==> flow/design.v <==
module ALU(
    input logic CLK,
    input logic RST,
    input logic ACT,
    input logic[3:0]  OP,
    input logic[1:0]  MOVI,
    input logic[31:0] REG_A,
    input logic[31:0] REG_B,
    input logic[31:0] MEM,
    input logic[31:0] IMM,
    output logic[31:0] DATA,
    output logic       RDY,
    output logic       VLD
);
    typedef enum logic [1:0] {
        INIT,
        FIRST_STAGE,
        MUL_FIRST_STAGE,
        MUL_SECOND_STAGE
    } state_type;
    state_type state_curr;
    state_type state_next;
    logic[31:0] operand_A;
    logic[31:0] operand_B;
    logic[31:0] norm_res;
    logic[31:0] norm_reg;
    logic[63:0] mult_res;
    logic       mult_req;
    always_comb begin
        case (state_curr)
            INIT:
                if (ACT) begin
                    if (mult_req)
                        state_next = MUL_FIRST_STAGE;
                    else
                        state_next = FIRST_STAGE;
                end else
                     state_next = INIT;
            FIRST_STAGE:      state_next = INIT;
            MUL_FIRST_STAGE:  state_next = MUL_SECOND_STAGE;
            MUL_SECOND_STAGE: state_next = INIT;
        endcase
    end
    always_ff @(posedge CLK) begin
        if (RST) begin
            state_curr  <= INIT;
        end else begin
            state_curr <= state_next;
            if (state_next == MUL_FIRST_STAGE)
                mult_res <= operand_A * operand_B;
            if (state_next == FIRST_STAGE)
                norm_reg <= norm_res;
        end
    end
    always_comb begin
        case (state_curr)
            INIT:             DATA = 32'b0;
            FIRST_STAGE:      DATA = norm_reg;
            MUL_FIRST_STAGE:  DATA = mult_res[31:0];
            MUL_SECOND_STAGE: DATA = mult_res[63:32];
        endcase
    end
    assign operand_A = REG_A;
    assign VLD = (state_curr != INIT) & ~RST;
    assign RDY = state_curr == INIT;
    always_comb begin
        case (MOVI)
            2'b00:   operand_B = REG_B;
            2'b01:   operand_B = MEM;
            2'b10:   operand_B = IMM;
            default: operand_B = '0;
        endcase
    end
    always_comb begin
        norm_res = 32'b0;
        mult_req = 0;
        if (RDY) begin
            case (OP)
                4'b0000: norm_res = operand_A + operand_B;             
                4'b0001: norm_res = operand_A - operand_B;             
                4'b0010: mult_req = 1;                                 
                4'b0011: norm_res = {1'b0, operand_B[31:1]};           
                4'b0100: norm_res = {operand_B[30:0], 1'b0};           
                4'b0101: norm_res = {operand_B[0], operand_B[31:1]};   
                4'b0110: norm_res = {operand_B[30:0], operand_B[31]};  
                4'b0111: norm_res = ~operand_B;                        
                4'b1000: norm_res = operand_A & operand_B;             
                4'b1001: norm_res = operand_A | operand_B;             
                4'b1010: norm_res = operand_A ^ operand_B;             
                4'b1011: norm_res = ~(operand_A & operand_B);          
                4'b1100: norm_res = ~(operand_A | operand_B);          
                4'b1101: norm_res = ~(operand_A ^ operand_B);          
                4'b1110: norm_res = operand_B + 1;                     
                4'b1111: norm_res = operand_B - 1;                     
            endcase
        end
    end
endmodule
Tool chain data of ALU --
What the tools print for ALU, step after step. Lines are those of the file above, counted from 1. Operators: Yosys type, input widths -> output width; for muxes data width and select width s. Cell names lack the library's common part. The mark n/a stands for no value.
Set-up: top module ALU, clock port CLK, cell library sky130hd, library corner tt_025C_1v80

After elaboration --
Source: Yosys, flattened and elaborated, memories not mapped. Widths are those after wreduce. Registers that Yosys merges into a memory's read port (data or address) are not register bits. Print and check cells do not count. Equal cells are merged and count once.
Bit counts: clocked read ports x word width 0, memory bits (writable) 0, bits in latches 0, flip-flop bits (word level) 98, memory cells 0, bits in read-only memories 0, output and inout port bits 34, cells after elaboration 55
Cells by class: muxes and demuxes 8, eq/ne operators 22, order comparisons 0, bitwise logic cells 9, add/subtract/negate cells 4, reductions and logical operators 8, shifts and indexed selects 0, multiply operators 1, div/mod/pow operators 0
Operators with widths (number):
- $mul 32x32->64 | 1
- $pmux 32 s16 | 1
- $not 32->32 | 4
- $pmux 32 s4 | 1
- $pmux 32 s3 | 1
- $add 32x1->32 const B | 1
- $sub 32x1->32 const B | 1
- $add 32x32->32 | 1
- $sub 32x32->32 | 1
- $and 32x32->32 | 1
- $or 32x32->32 | 1
- $xor 32x32->32 | 1
- $eq 4x4->1 const B | 8
- $eq 4x3->1 const B | 4
- $reduce_or 15->1 | 1
- $eq 2x2->1 const B | 4
- $eq 4x2->1 const B | 2
- $eq 2x1->1 const B | 3
- $pmux 2 s3 | 1
- $logic_not 2->1 | 2
- $reduce_and 2->1 | 2
- $eq 4x1->1 const B | 1
- $logic_not 4->1 | 1
- $mux 2 | 2
- $reduce_bool 2->1 | 1
- $reduce_or 2->1 | 1
- $pmux 1 s2 | 1
- $and 1x1->1 | 1
Not listed: further kinds 2, cells in them 2.

Depth --
Depth = most cells in a row (Yosys ltp): at word level without a register or memory, in the mapped netlist without a sequential cell, where the memories' decode and read muxes count.
Depth: depth after elaboration 9, ABC_AREA 1, depth in mapped cells 39

Synthesis result --
The flow's flattened synthesis, as Yosys stat reports it; memories are mapped. The netlist is that of the ABC_AREA named above (0 if unset); the other value can give another one.
Mapped netlist: sequential part of the area 2922.8 µm², standard cells after synthesis 6541, mapped area 47481.8 µm², mapped flip-flops 98, buffers 282
Cells by type:
- fa_1 | number 897, area in all 1.8E+04 µm²
- inv_1 | number 1807, area in all 6.78E+03 µm²
- nand2_1 | number 1748, area in all 6.56E+03 µm²
- ha_1 | number 392, area in all 4.9E+03 µm²
- edfxtp_1 | number 96, area in all 2.88E+03 µm²
- nor2_1 | number 320, area in all 1.2E+03 µm²
- a21oi_1 | number 202, area in all 1010.97 µm²
- nand3_1 | number 197, area in all 985.946 µm²
- o21ai_0 | number 165, area in all 825.792 µm²
- clkbuf_1 | number 163, area in all 611.837 µm²
- xor2_1 | number 61, area in all 534.262 µm²
- buf_2 | number 75, area in all 375.36 µm²
- o22ai_1 | number 45, area in all 281.52 µm²
- nand4_1 | number 35, area in all 218.96 µm²
- o21bai_1 | number 25, area in all 187.68 µm²
- o211ai_1 | number 23, area in all 172.666 µm²
- nor3_1 | number 28, area in all 140.134 µm²
- xnor2_1 | number 16, area in all 140.134 µm²
Not listed: further types 38, cells in them 246.

Path before layout --
Source: OpenSTA report_checks on the synthesized netlist (no wires, ideal clock, input and output delay 20% of the period each), path of least setup slack; recovery checks are left aside. Register names are those of the netlist, which keeps one name where synthesis merged equal registers.
Path post-synthesis: path type input-to-reg, start point input MOVI[1], end point register mult_res[62], data arrival time 8.722 ns, driving pins on the path 31, setup time 0.252 ns, time at the first pin 2.100 ns, path buffers 2, clock period 10.5 ns, delay of the path 6.874 ns, setup slack 1.525 ns, data required time 10.248 ns, synthesis period reached 8.975 ns
"delay of the path" = arrival - input delay + setup time. "driving pins on the path": output pins that drive a net of the path, with the launching flip-flop's if there is one; two outputs of one cell count as two. "synthesis period reached" = period - worst setup slack (recovery checks aside). The figure is calculated, with input and output delays left at 20% of the set period. Between the ends stands the longest chain of elaborated cells between them, by number of cells; it is not shown to be the way that was timed. Of several equally long chains one is given. A line is the first line of the expression or statement that the cell stems from. Yosys adds cells for indexed reads and writes and turns some case tables into memories.
On the way, post-synthesis: cells stage by stage nor2_2 > buf_2 > nand2_1 > nand2_4 > clkbuf_1 > ha_1 > inv_1 > xor2_1 > ha_1 > a31o_2 > fa_1 > inv_1 > fa_1 > fa_1 > inv_1 > fa_1 > fa_1 > fa_1 > inv_1 > fa_1 > inv_1 > ha_1 > nand2_1 > nor2_1 > inv_1 > nor2_1 > nand2_1 > o21ai_1 > nand3_1 > nand3_1 > nand2_1, length of the longest elaborated chain 3, elaborated cells between the ends (all ways) 5
RTL lines, path post-synthesis:
- start, declared | line 6 | input logic[1:0]  MOVI,
- $eq 2x2->1 | line 67 | case (MOVI)
- $pmux 32 s3 | line 67
- $mul 32x32->64 | line 50 | mult_res <= operand_A * operand_B;
- end, assigned | line 50
- end, declared | line 27 | logic[63:0] mult_res;

Timing after layout --
From the final timing report of flow run 1: the path of least setup slack in the routed layout; clock arrival at registers is part of the times.
Path post-layout: path type input-to-reg, start point input MOVI[0], end point register mult_res[60], setup time 0.26 ns, data arrival time 10.17 ns, data required time 10.60 ns, path buffers 2, time at the first pin 2.10 ns, driving pins on the path 31, clock period 10.5 ns, setup slack 0.43 ns
Between the ends stands the longest chain of elaborated cells between them, by number of cells; it is not shown to be the way that was timed. Of several equally long chains one is given.
On the way, post-layout: cells stage by stage clkdlybuf4s50_1 > inv_1 > nand2_2 > inv_2 > nand2_1 > nand3_1 > nand2_1 > inv_1 > buf_4 > nand2_1 > fa_1 > inv_1 > fa_1 > fa_1 > fa_1 > fa_1 > fa_1 > fa_1 > inv_1 > fa_1 > inv_1 > ha_1 > nand2_1 > nor2_1 > inv_1 > nor2_1 > inv_1 > nor4_1 > nand2_1 > nand3_1 > nand2_1, length of the longest elaborated chain 3, elaborated cells between the ends (all ways) 5
RTL lines, path post-layout:
- start, declared | line 6 | input logic[1:0]  MOVI,
- $eq 2x2->1 | line 67 | case (MOVI)
- $pmux 32 s3 | line 67
- $mul 32x32->64 | line 50 | mult_res <= operand_A * operand_B;
- end, assigned | line 50
- end, declared | line 27 | logic[63:0] mult_res;

Lab notebook: ALU

Flow measurements of ALU on sky130hd: 2 stored runs with different settings, listed in no order. Input and output delays are each 20% of the period that was set; the output load is 0.01 pF.
"time on the worst setup path" = time allowed to the worst setup path (clock period - input delay - output delay, where it has them) - its slack; a late launch clock adds to it, a late capture clock takes from it.

[flow run 1] flow files
==> flow/run.sh <==
#!/bin/bash
# the make line also repeats the synthesis and layout settings of config.mk as NAME=value (left out here)
make -C /OpenROAD-flow-scripts/flow DESIGN_CONFIG=/design/flow/config.mk WORK_HOME=/design/flow/orfs CLKGATE_MAP_FILE= finish
==> flow/config.mk <==
export PLATFORM = sky130hd
export DESIGN_NAME = ALU
export DESIGN_NICKNAME = ALU
export VERILOG_FILES = /design/flow/design.v
export SDC_FILE = /design/flow/constraint.sdc
export NUM_CORES = 4
export LEC_CHECK = 0
export ABC_AREA = 1
export CAP_MARGIN = 10
export CELL_PAD_IN_SITES_DETAIL_PLACEMENT = 1
export CORE_ASPECT_RATIO = 0.94
export CORE_MARGIN = 2
export CORE_UTILIZATION = 40
export GPL_TIMING_DRIVEN = 1
export PLACE_DENSITY_LB_ADDON = 0.12
export SLEW_MARGIN = 40
export TNS_END_PERCENT = 25
==> flow/constraint.sdc <==
create_clock -name core_clock -period 10.5 [get_ports {CLK}]
set_input_delay 2.1000 -clock core_clock [delete_from_list [all_inputs] [get_ports {CLK}]]
set_output_delay 2.1000 -clock core_clock [all_outputs]
set_load 0.01 [all_outputs]

[flow run 1] result: mapped cell area after synthesis 47481.8 µm²; die area 121478.0 µm²; utilization after routing 44.0 %; lowest setup slack 0.427 ns; total negative setup slack 0.000 ns; post-route worst hold slack 0.634 ns; time on the worst setup path 7.97 ns; worst setup path kind input-to-reg

[flow run 2] flow files
==> flow/run.sh <==
#!/bin/bash
# the make line also repeats the synthesis and layout settings of config.mk as NAME=value (left out here)
make -C /OpenROAD-flow-scripts/flow DESIGN_CONFIG=/design/flow/config.mk WORK_HOME=/design/flow/orfs CLKGATE_MAP_FILE= finish
==> flow/config.mk <==
export PLATFORM = sky130hd
export DESIGN_NAME = ALU
export DESIGN_NICKNAME = ALU
export VERILOG_FILES = /design/flow/design.v
export SDC_FILE = /design/flow/constraint.sdc
export NUM_CORES = 4
export LEC_CHECK = 0
export ABC_AREA = 0
export CAP_MARGIN = 20
export CELL_PAD_IN_SITES_DETAIL_PLACEMENT = 1
export CELL_PAD_IN_SITES_GLOBAL_PLACEMENT = 3
export CORE_ASPECT_RATIO = 0.67
export CORE_MARGIN = 2
export CORE_UTILIZATION = 36
export CTS_CLUSTER_DIAMETER = 227
export CTS_CLUSTER_SIZE = 83
export GPL_ROUTABILITY_DRIVEN = 0
export GPL_TIMING_DRIVEN = 0
export HOLD_SLACK_MARGIN = 0.29
export PLACE_DENSITY = 0.77
export SETUP_SLACK_MARGIN = -0.49
export SLEW_MARGIN = 5
export TNS_END_PERCENT = 90
==> flow/constraint.sdc <==
create_clock -name core_clock -period 10.5 [get_ports {CLK}]
set_input_delay 2.1000 -clock core_clock [delete_from_list [all_inputs] [get_ports {CLK}]]
set_output_delay 2.1000 -clock core_clock [all_outputs]
set_load 0.01 [all_outputs]

[flow run 2] result: mapped cell area after synthesis 43784.5 µm²; die area 124485.0 µm²; utilization after routing 41.6 %; lowest setup slack -0.372 ns; total negative setup slack -4.169 ns; post-route worst hold slack 0.821 ns; time on the worst setup path 8.77 ns; worst setup path kind input-to-reg
